==> flow/design.v <==
`default_nettype none
module organ_tone (
    input  logic        clk,
    input  logic        rst,
    input  logic [3:0]  SW,
    output logic        tone,
    output logic [15:0] lcd_freq
);
logic newclock;  
logic reset;  
logic [31:0]d;  
logic [31:0]desiredfreq;  
logic [23:0] LcdDisplay;  
logic [31:0] ScopeInfoB;  
getdesiredfreq getfreq (.clk(clk), .SW(SW[3:1]),.desiredfreq(desiredfreq),
.LcdDisplay(LcdDisplay),.LcdinfoDisplay(lcd_freq),.ScopeInfoB(ScopeInfoB));
counter counter1(.clk(clk), .reset(reset | rst), .Q(d));
clockdiv clockdiv1(.d(d),.desiredfreq(desiredfreq),.clk(clk),.rst(rst),.reset(reset),.newclock(newclock));
mux2 mux (.a(newclock), .b(1'b0),.sel(SW[0]),.out(tone));
endmodule
module counter(input logic clk, input logic reset, output logic [31:0] Q);
always_ff @ (posedge (clk))
begin 
	if (reset)
		begin
		Q<=32'b1;
		end
	else
		Q<=Q+32'b1;
end
endmodule
module clockdiv (input logic [31:0] d,input logic [31:0] desiredfreq,input logic clk, input logic rst, output logic reset, output logic newclock);
always_ff @ (posedge (clk))
begin
	if (rst)
		begin
		newclock<=1'b0;
		reset<=1'b0;
		end
	else if (d==((32'd25000000/(desiredfreq))-32'd1))
		begin
		newclock<=1'b1;
		end
	else if (d>=((32'd50000000/(desiredfreq))-32'b1))
		begin
		newclock<=1'b0;
		reset<=1'b1;
		end
	else
		begin
		newclock<= newclock;
		reset<=1'b0;
		end
end
endmodule
module getdesiredfreq (
input logic clk, 
input logic [2:0] SW,
output logic [31:0] desiredfreq, 
output logic [23:0] LcdDisplay,
output logic [15:0] LcdinfoDisplay,
output logic [31:0] ScopeInfoB);
parameter character_0 =8'h30;
parameter character_1 =8'h31;
parameter character_2 =8'h32;
parameter character_3 =8'h33;
parameter character_4 =8'h34;
parameter character_5 =8'h35;
parameter character_6 =8'h36;
parameter character_7 =8'h37;
parameter character_8 =8'h38;
parameter character_9 =8'h39;
parameter character_A =8'h41;
parameter character_B =8'h42;
parameter character_C =8'h43;
parameter character_D =8'h44;
parameter character_E =8'h45;
parameter character_F =8'h46;
parameter character_G =8'h47;
parameter character_H =8'h48;
parameter character_I =8'h49;
parameter character_J =8'h4A;
parameter character_K =8'h4B;
parameter character_L =8'h4C;
parameter character_M =8'h4D;
parameter character_N =8'h4E;
parameter character_O =8'h4F;
parameter character_P =8'h50;
parameter character_Q =8'h51;
parameter character_R =8'h52;
parameter character_S =8'h53;
parameter character_T =8'h54;
parameter character_U =8'h55;
parameter character_V =8'h56;
parameter character_W =8'h57;
parameter character_X =8'h58;
parameter character_Y =8'h59;
parameter character_Z =8'h5A;
parameter character_lowercase_a= 8'h61;
parameter character_lowercase_b= 8'h62;
parameter character_lowercase_c= 8'h63;
parameter character_lowercase_d= 8'h64;
parameter character_lowercase_e= 8'h65;
parameter character_lowercase_f= 8'h66;
parameter character_lowercase_g= 8'h67;
parameter character_lowercase_h= 8'h68;
parameter character_lowercase_i= 8'h69;
parameter character_lowercase_j= 8'h6A;
parameter character_lowercase_k= 8'h6B;
parameter character_lowercase_l= 8'h6C;
parameter character_lowercase_m= 8'h6D;
parameter character_lowercase_n= 8'h6E;
parameter character_lowercase_o= 8'h6F;
parameter character_lowercase_p= 8'h70;
parameter character_lowercase_q= 8'h71;
parameter character_lowercase_r= 8'h72;
parameter character_lowercase_s= 8'h73;
parameter character_lowercase_t= 8'h74;
parameter character_lowercase_u= 8'h75;
parameter character_lowercase_v= 8'h76;
parameter character_lowercase_w= 8'h77;
parameter character_lowercase_x= 8'h78;
parameter character_lowercase_y= 8'h79;
parameter character_lowercase_z= 8'h7A;
parameter character_colon = 8'h3A;           
parameter character_stop = 8'h2E;            
parameter character_semi_colon = 8'h3B;    
parameter character_minus = 8'h2D;          
parameter character_divide = 8'h2F;          
parameter character_plus = 8'h2B;           
parameter character_comma = 8'h2C;           
parameter character_less_than = 8'h3C;     
parameter character_greater_than = 8'h3E;  
parameter character_equals = 8'h3D;          
parameter character_question = 8'h3F;       
parameter character_dollar = 8'h24;          
parameter character_space=8'h20;            
parameter character_exclaim=8'h21;           
always_comb
	case(SW[2:0])
	3'b000: 
		begin
		desiredfreq=32'd523; 
		LcdDisplay={character_D,character_O,character_space}; 
		LcdinfoDisplay=16'h0523;
		ScopeInfoB={character_S,character_0,character_0,character_0};
		end
	3'b001: 
		begin 
		desiredfreq=32'd587; 
		LcdDisplay={character_R,character_E,character_space}; 
		LcdinfoDisplay=16'h0587;
		ScopeInfoB={character_S,character_0,character_0,character_1};
		end
	3'b010: 
		begin 
		desiredfreq=32'd659; 
		LcdDisplay={character_M, character_E,character_space}; 
		LcdinfoDisplay=16'h0659;
		ScopeInfoB={character_S,character_0,character_1,character_0};
		end
	3'b011: 
		begin 
		desiredfreq=32'd698; 
		LcdDisplay={character_F, character_A,character_space}; 
		LcdinfoDisplay=16'h0698;
		ScopeInfoB={character_S,character_0,character_1,character_1};
		end
	3'b100: 
		begin 
		desiredfreq=32'd783; 
		LcdDisplay={character_S, character_O,character_space}; 
		LcdinfoDisplay=16'h0783;
		ScopeInfoB={character_S,character_1,character_0,character_0};
		end
	3'b101: 
		begin 
		desiredfreq=32'd880; 
		LcdDisplay={character_L, character_A,character_space}; 
		LcdinfoDisplay=16'h0880;
		ScopeInfoB={character_S,character_1,character_0,character_1};
		end
	3'b110: 
		begin 
		desiredfreq=32'd987; 
		LcdDisplay={character_T, character_I,character_space};
		LcdinfoDisplay=16'h0987;
		ScopeInfoB={character_S,character_1,character_1,character_0};
		end
	3'b111: 
		begin 
		desiredfreq=32'd1046; 
		LcdDisplay={character_D, character_O, character_2};
		LcdinfoDisplay=16'h1046;
		ScopeInfoB={character_S,character_1,character_1,character_1};
		end
	default:
		begin 
		desiredfreq=32'd1000; 
		LcdDisplay={character_N, character_O,character_space};		
		LcdinfoDisplay=16'h1000;
		ScopeInfoB={character_S,character_lowercase_z,character_lowercase_z,character_lowercase_z};
		end 
	endcase
endmodule
module mux2 (input logic a, input logic b, input logic sel, output logic out);
assign out=sel?a:b;
endmodule
Subject: tool reports on organ_tone

Hi,

Step by step through the tools: organ_tone
Tool output for the design above before and after an edit, in the order of the flow.
Lines under "orig" count in the file above, lines under "edited" in the edited file.
"diff": "edited" minus "orig" as printed here.
Cell names lack the library's common part.
{ "design": {"top_module": "organ_tone", "clock_port": "clk", "library": "sky130hd", "pvt_corner": "tt_025C_1v80"} }

Diff
The edit as a unified diff against the file above.
This change comes from a script, not from a designer. The edited design behaves differently; no optimisation was intended.
begin of diff
@@ -16,5 +16,11 @@
 .LcdDisplay(LcdDisplay),.LcdinfoDisplay(lcd_freq),.ScopeInfoB(ScopeInfoB));
 counter counter1(.clk(clk), .reset(reset | rst), .Q(d));
-clockdiv clockdiv1(.d(d),.desiredfreq(desiredfreq),.clk(clk),.rst(rst),.reset(reset),.newclock(newclock));
+wire newclock_m, newclock_s;
+wire reset_m, reset_s;
+clockdiv clockdiv1(.d(d),.desiredfreq(desiredfreq),.clk(clk),.rst(rst),.reset(reset_m),.newclock(newclock_m));
+clockdiv clockdiv1_alt (.d(~d), .desiredfreq(desiredfreq), .clk(clk), .rst(rst), .reset(reset_s),
+    .newclock(newclock_s));
+assign newclock = newclock_m ^ newclock_s;
+assign reset = reset_m ^ reset_s;
 mux2 mux (.a(newclock), .b(1'b0),.sel(SW[0]),.out(tone));
 endmodule
end of diff

After elaboration
Source: Yosys, flattened and elaborated, memories not mapped. Widths are those after wreduce. Registers that Yosys merges into a memory's read port (data or address) are not register bits. Print and check cells do not count. Equal cells are merged and count once.
Yosys's memory passes give these memory sizes; they may raise the number of words (mostly to a power of two), join words into wider ones and drop unused or constant bits.
{ "word_totals": {"columns": ["item", "orig", "edited", "diff"], "rows": [
  ["input_bits", 6, 6, 0],
  ["rom_bits", 296, 296, 0],
  ["register_bits", 34, 36, 2],
  ["out_inout_bits", 17, 17, 0],
  ["n_memories", 1, 1, 0],
  ["wordCells", 17, 28, 11]
]} }
{ "classes": {"columns": ["item", "orig", "edited", "diff"], "rows": [
  ["bitwise", 1, 4, 3],
  ["n_addsub", 3, 3, 0],
  ["compare", 1, 2, 1],
  ["muxes", 4, 7, 3],
  ["eq_ne", 1, 2, 1],
  ["div_mod_pow", 2, 2, 0],
  ["reduce_and_logical", 1, 2, 1]
]} }
{ "memory_table": {"columns": ["item", "orig", "edited"], "rows": [
  ["mem_shapes", "8 x 37 bit 1R0W", "8 x 37 bit 1R0W"]
]} }
{ "op_table": {"columns": ["op", "orig", "edited", "diff"], "rows": [
  ["1-bit two-way mux", 4, 7, 3],
  ["1-bit XOR", 0, 2, 2],
  ["32-bit == test", 1, 2, 1],
  ["32-bit greater-or-equal comparator", 1, 2, 1],
  ["2-bit nonzero test", 1, 2, 1],
  ["32-bit inverter", 0, 1, 1],
  ["32-bit by 1-bit subtractor with 32-bit output (second input constant)", 2, 2, 0],
  ["32-bit by 1-bit adder with 32-bit output (second input constant)", 1, 1, 0],
  ["25-bit by 32-bit divider with 32-bit output (first input constant)", 1, 1, 0],
  ["26-bit by 32-bit divider with 32-bit output (first input constant)", 1, 1, 0],
  ["1-bit bitwise OR", 1, 1, 0]
]} }

Depth
Depth = most cells in a row (Yosys ltp): at word level without a register or memory, in the mapped netlist without a sequential cell, where the memories' decode and read muxes count.
{ "logic_depth": {"columns": ["item", "orig", "edited", "diff"], "rows": [
  ["ltp_word", 5, 5, 0],
  ["abc_area", "0", "0", null],
  ["ltp_mapped", 389, 417, 28],
  ["mapped_depth_nobuf", 353, 377, 24]
]} }

Synthesis result
The flow's flattened synthesis, as Yosys stat reports it; memories are mapped. The netlist is that of the ABC_AREA named above (0 if unset); the other value can give another one.
{ "types": {"columns": ["cell_type", "orig", "edited", "diff"], "rows": [
  ["a21o_1", 163, 230, 67],
  ["buf_4", 19, 60, 41],
  ["clkbuf_8", 38, 0, -38],
  ["inv_1", 158, 192, 34],
  ["a21o_2", 35, 1, -34],
  ["nand2b_1", 109, 141, 32],
  ["and3_2", 30, 0, -30],
  ["a21oi_1", 568, 593, 25],
  ["ha_1", 467, 492, 25],
  ["nor3_1", 242, 218, -24],
  ["clkbuf_1", 125, 101, -24],
  ["a31oi_1", 104, 128, 24],
  ["and2_2", 23, 0, -23],
  ["or2b_2", 23, 0, -23],
  ["o21a_1", 171, 149, -22],
  ["nor2_1", 719, 740, 21],
  ["o21ai_0", 425, 404, -21],
  ["buf_6", 39, 18, -21]
]} }
Not every row of either side is listed.
{ "synth_totals": {"columns": ["item", "orig", "edited", "diff"], "rows": [
  ["seqArea_um2", 680.7, 720.7, 40.0],
  ["synth_area_um2", 51262.9, 49417.4, -1845.5],
  ["ff_cells", 34, 36, 2],
  ["buf_cells", 293, 257, -36],
  ["stdcells", 7299, 7265, -34]
]} }
The figures by module come from a second, unflattened synthesis with its own total; it is not the netlist above.
{ "hier_totals": {"columns": ["item", "orig", "edited", "diff"], "rows": [
  ["cells_unflattened", 9815, 19366, 9551],
  ["area_unflattened_um2", 66117.2, 129970.9, 63853.7]
]} }
Rows give one instance, submodules left out.
{ "by_module_orig": {"columns": ["module", "instances", "mod_area_um2", "n_cells", "seq_area_um2"], "rows": [
  ["clockdiv", 1, 63716.1, 9517, 40.0],
  ["counter", 1, 1477.7, 168, 640.6],
  ["getdesiredfreq", 1, 898.4, 127, 0.0],
  ["mux2", 1, 15.0, 1, 0.0],
  ["organ_tone", 1, 10.0, 2, 0.0]
]} }
{ "by_module_edited": {"columns": ["module", "instances", "mod_area_um2", "n_cells", "seq_area_um2"], "rows": [
  ["clockdiv", 2, 63716.1, 9517, 40.0],
  ["counter", 1, 1477.7, 168, 640.6],
  ["getdesiredfreq", 1, 898.4, 127, 0.0],
  ["organ_tone", 1, 147.6, 36, 0.0],
  ["mux2", 1, 15.0, 1, 0.0]
]} }

Worst setup path after synthesis
Path of least setup slack by OpenSTA after synthesis, without wires, with an ideal clock, recovery checks aside; 20% of the period is set as input and as output delay. Where synthesis merged equal registers, the netlist keeps one of their names.
{ "synth_path": {"columns": ["item", "orig", "edited", "diff"], "rows": [
  ["path_kind", "input to register", "input to register", null],
  ["from", "in SW[3]", "in SW[1]", null],
  ["to", "reg clockdiv1.newclock", "reg clockdiv1_alt.reset", null],
  ["launch_ps", 20000, 20000, 0],
  ["setup_time_ps", 117, 119, 2],
  ["in_delay_ps", 20000, 20000, 0],
  ["n_path_buf", 47, 40, -7],
  ["setup_slack_ps", 11751, 8407, -3344],
  ["tclk_ps", 100000, 100000, 0],
  ["required_ps", 99883, 99881, -2],
  ["delay_ps", 68249, 71593, 3344],
  ["stages", 345, 391, 46],
  ["t_arrival_ps", 88132, 91474, 3342],
  ["synth_period_reached_ps", 88249, 91593, 3344]
]} }
"delay_ps" is the arrival time less input delay plus setup time.
"stages" counts driving pins, that of a launching flip-flop among them; a cell with two outputs on the path counts twice.
"synth_period_reached_ps" is the clock period less the worst setup slack; recovery checks do not enter. This is arithmetic on one report: input and output delays are still those of the set period (20% each).
Between the ends stands the longest chain of elaborated cells between them, by number of cells; it is not shown to be the way that was timed. Of several equally long chains one is given.
Each line given opens the expression or statement behind the cell; cells for indexed reads and writes are added by Yosys, which also makes memories of some case tables.
The chain passes a memory read, where the word-level depth is cut; so it can be longer than that depth.
A register here has more assigning lines than the two given.
{ "synth_via_orig": {"cell_sequence": "buf_6 > buf_12 > buf_12 > clkbuf_4 > buf_2 > buf_1 > buf_1 > nand2b_1 > ha_1 > inv_1 > o21ba_2 > nor3_1 > ha_1 > o21a_1 > o2bb2ai_1 > nor3_1 > or2_2 > ha_1 > [309 not listed] > a21o_1 > a21oi_1 > o2111ai_1 > nor2_1 > o31ai_1 > a2111oi_1 > nand4_1 > inv_1 > ha_1 > nand2_1 > or3_1 > clkbuf_1 > o21ai_0 > a21oi_1 > o311ai_0 > a21oi_1 > a22oi_1 > nor2_1", "elab_chain_cells": 6, "cone_cells": 10, "cone_lines": 3, "classes_between": "2 x add/sub; 2 x div; 1 x compare; 1 x eq/ne; 2 x mux; 1 x reduce/logical; 1 x memory"} }
{ "synth_rtl_orig": {"columns": ["item", "line_no", "source"], "rows": [
  ["start: declaration", 5, "input  logic [3:0]  SW,"],
  ["memory 8 x 37 bit", 140, "case(SW[2:0])"],
  ["26-bit by 32-bit divider with 32-bit output", 44, "else if (d>=((32'd50000000/(desiredfreq))-32'b1))"],
  ["32-bit by 1-bit subtractor with 32-bit output", 44, null],
  ["32-bit greater-or-equal comparator", 44, null],
  ["1-bit two-way mux", 44, null],
  ["1-bit two-way mux", 40, "else if (d==((32'd25000000/(desiredfreq))-32'd1))"],
  ["end: assignment", 42, "newclock<=1'b1;"],
  ["end: assignment", 51, "newclock<= newclock;"],
  ["end: declaration", 32, "module clockdiv (input logic [31:0] d,input logic [31:0] desiredfreq,input logic clk, input logic rst, output ..."]
]} }
{ "synth_via_edited": {"cell_sequence": "buf_4 > buf_2 > buf_1 > clkinv_1 > ha_1 > nand2b_1 > ha_1 > o21ai_0 > a21oi_1 > nor2b_1 > ha_1 > or3_1 > o22ai_1 > nor3b_1 > a22o_2 > ha_1 > o21ai_0 > a32o_1 > [355 not listed] > nor2b_1 > o21ai_0 > nand2b_1 > a21oi_1 > nor2b_1 > o21ai_0 > nand2b_1 > a21oi_1 > nor2b_1 > o21ai_0 > nand2b_1 > a21oi_1 > nor2b_1 > o21ai_0 > nand2b_1 > a211oi_1 > nand2b_1 > o221a_1", "elab_chain_cells": 5, "cone_cells": 8, "cone_lines": 3, "classes_between": "2 x add/sub; 2 x div; 1 x compare; 1 x eq/ne; 1 x mux; 1 x memory"} }
{ "synth_rtl_edited": {"columns": ["item", "line_no", "source"], "rows": [
  ["start: declaration", 5, "input  logic [3:0]  SW,"],
  ["memory 8 x 37 bit", 146, "case(SW[2:0])"],
  ["26-bit by 32-bit divider with 32-bit output", 50, "else if (d>=((32'd50000000/(desiredfreq))-32'b1))"],
  ["32-bit by 1-bit subtractor with 32-bit output", 50, null],
  ["32-bit greater-or-equal comparator", 50, null],
  ["1-bit two-way mux", 50, null],
  ["end: assignment", 44, "reset<=1'b0;"],
  ["end: assignment", 53, "reset<=1'b1;"],
  ["end: declaration", 38, "module clockdiv (input logic [31:0] d,input logic [31:0] desiredfreq,input logic clk, input logic rst, output ..."]
]} }

Timing after layout
From the final timing report of each run of pair A: the path of least setup slack in the routed layout; clock arrival at registers is part of the times.
The path's times are printed in steps of 10 ps; the period is the one set.
{ "layout_path": {"columns": ["item", "orig", "edited", "diff"], "rows": [
  ["path_kind", "input to register", "input to register", null],
  ["from", "in SW[2]", "in SW[1]", null],
  ["to", "reg clockdiv1.reset", "reg clockdiv1_alt.reset", null],
  ["launch_ps", 20000, 20000, 0],
  ["setup_slack_ps", 4910, 5040, 130],
  ["tclk_ps", 100000, 100000, 0],
  ["stages", 336, 337, 1],
  ["t_arrival_ps", 95260, 95130, -130],
  ["setup_time_ps", 130, 110, -20],
  ["required_ps", 100170, 100170, 0],
  ["in_delay_ps", 20000, 20000, 0],
  ["n_path_buf", 10, 9, -1]
]} }
Between the ends stands the longest chain of elaborated cells between them, by number of cells; it is not shown to be the way that was timed. Of several equally long chains one is given.
The chain passes a memory read, where the word-level depth is cut; so it can be longer than that depth.
A register here has more assigning lines than the two given.
{ "layout_via_orig": {"cell_sequence": "clkdlybuf4s50_1 > buf_4 > clkinvlp_4 > ha_2 > nand2b_4 > ha_1 > inv_1 > o21ba_2 > nor3_1 > ha_1 > o21a_1 > o2bb2ai_1 > nor3_1 > or2_2 > ha_1 > o21ai_0 > o31ai_4 > nor4_1 > [300 not listed] > o21ai_0 > nand2b_1 > a21oi_1 > nor2b_1 > o21ai_0 > nand2b_1 > a21oi_1 > nor2b_1 > o21ai_0 > nand2b_1 > a21oi_1 > nor2b_1 > o21ai_0 > nand2b_1 > a21oi_1 > o21ai_0 > a31oi_1 > a311oi_1", "elab_chain_cells": 5, "cone_cells": 8, "cone_lines": 3, "classes_between": "2 x add/sub; 2 x div; 1 x compare; 1 x eq/ne; 1 x mux; 1 x memory"} }
{ "layout_rtl_orig": {"columns": ["item", "line_no", "source"], "rows": [
  ["start: declaration", 5, "input  logic [3:0]  SW,"],
  ["memory 8 x 37 bit", 140, "case(SW[2:0])"],
  ["26-bit by 32-bit divider with 32-bit output", 44, "else if (d>=((32'd50000000/(desiredfreq))-32'b1))"],
  ["32-bit by 1-bit subtractor with 32-bit output", 44, null],
  ["32-bit greater-or-equal comparator", 44, null],
  ["1-bit two-way mux", 44, null],
  ["end: assignment", 38, "reset<=1'b0;"],
  ["end: assignment", 47, "reset<=1'b1;"],
  ["end: declaration", 32, "module clockdiv (input logic [31:0] d,input logic [31:0] desiredfreq,input logic clk, input logic rst, output ..."]
]} }
{ "layout_via_edited": {"cell_sequence": "buf_2 > clkinvlp_4 > ha_1 > nor2b_1 > a21oi_4 > inv_2 > buf_4 > ha_1 > nor3b_1 > a2111oi_0 > o211ai_1 > a32o_1 > ha_1 > o21ai_0 > a32oi_1 > nand3_1 > a21o_1 > ha_1 > [301 not listed] > nor2_1 > nor4_1 > a21oi_2 > nor2b_1 > nand2_1 > inv_1 > ha_1 > xnor2_1 > nand3_1 > nor2_1 > nand4_1 > nor3_1 > nand4_1 > or3_1 > a2111oi_0 > and3_1 > nor2_1 > o221a_1", "elab_chain_cells": 5, "cone_cells": 8, "cone_lines": 3, "classes_between": "2 x add/sub; 2 x div; 1 x compare; 1 x eq/ne; 1 x mux; 1 x memory"} }
{ "layout_rtl_edited": {"columns": ["item", "line_no", "source"], "rows": [
  ["start: declaration", 5, "input  logic [3:0]  SW,"],
  ["memory 8 x 37 bit", 146, "case(SW[2:0])"],
  ["26-bit by 32-bit divider with 32-bit output", 50, "else if (d>=((32'd50000000/(desiredfreq))-32'b1))"],
  ["32-bit by 1-bit subtractor with 32-bit output", 50, null],
  ["32-bit greater-or-equal comparator", 50, null],
  ["1-bit two-way mux", 50, null],
  ["end: assignment", 44, "reset<=1'b0;"],
  ["end: assignment", 53, "reset<=1'b1;"],
  ["end: declaration", 38, "module clockdiv (input logic [31:0] d,input logic [31:0] desiredfreq,input logic clk, input logic rst, output ..."]
]} }

Measured runs
Both versions went through the flow (Yosys, OpenROAD) with the same settings in each pair. Constraints: input delay and output delay 20% of the set period each, output load 0.01 pF.
{ "settings_pair_A": {"CORE_UTILIZATION": 40, "period_ns": 100.0, "CAP_MARGIN": 20, "CORE_MARGIN": 2, "SLEW_MARGIN": 20} }
{ "results_pair_A": {"columns": ["item", "orig", "edited", "diff"], "rows": [
  ["holdWs_ps", 470, 475, 5],
  ["finish.stdcell_area_um2", 53064.6, 52033.7, -1030.9],
  ["yosys_chip_area_um2", 51262.9, 49417.4, -1845.5],
  ["clock_period_reached_ps", 95090, 94959, -131],
  ["total_die_area_um2", 131037.0, 126370.0, -4667.0],
  ["fin_ws_ps", 4910, 5041, 131],
  ["fin_tns_ps", 0, 0, 0],
  ["util_frac", 0.417, 0.426, 0.009]
]} }
{ "settings_pair_B": {"CELL_PAD_IN_SITES_GLOBAL_PLACEMENT": 0, "CORE_ASPECT_RATIO": 1.13, "CORE_UTILIZATION": 62, "CTS_CLUSTER_DIAMETER": 348, "CTS_CLUSTER_SIZE": 16, "PLACE_DENSITY_LB_ADDON": 0.29, "SETUP_SLACK_MARGIN": -2.0, "period_ns": 93.1, "CAP_MARGIN": 20, "CORE_MARGIN": 2, "SLEW_MARGIN": 20} }
{ "results_pair_B": {"columns": ["item", "orig", "edited", "diff"], "rows": [
  ["holdWs_ps", 500, 478, -22],
  ["finish.stdcell_area_um2", 52673.0, 52093.7, -579.3],
  ["yosys_chip_area_um2", 51262.9, 49417.4, -1845.5],
  ["clock_period_reached_ps", 90975, 90888, -87],
  ["total_die_area_um2", 85003.0, 81983.5, -3019.5],
  ["fin_ws_ps", 2125, 2212, 87],
  ["fin_tns_ps", 0, 0, 0],
  ["util_frac", 0.64, 0.657, 0.017]
]} }
"clock_period_reached_ps" means the clock period less the worst setup slack. The figure is calculated, with input and output delays left at 20% of the set period.

Regards
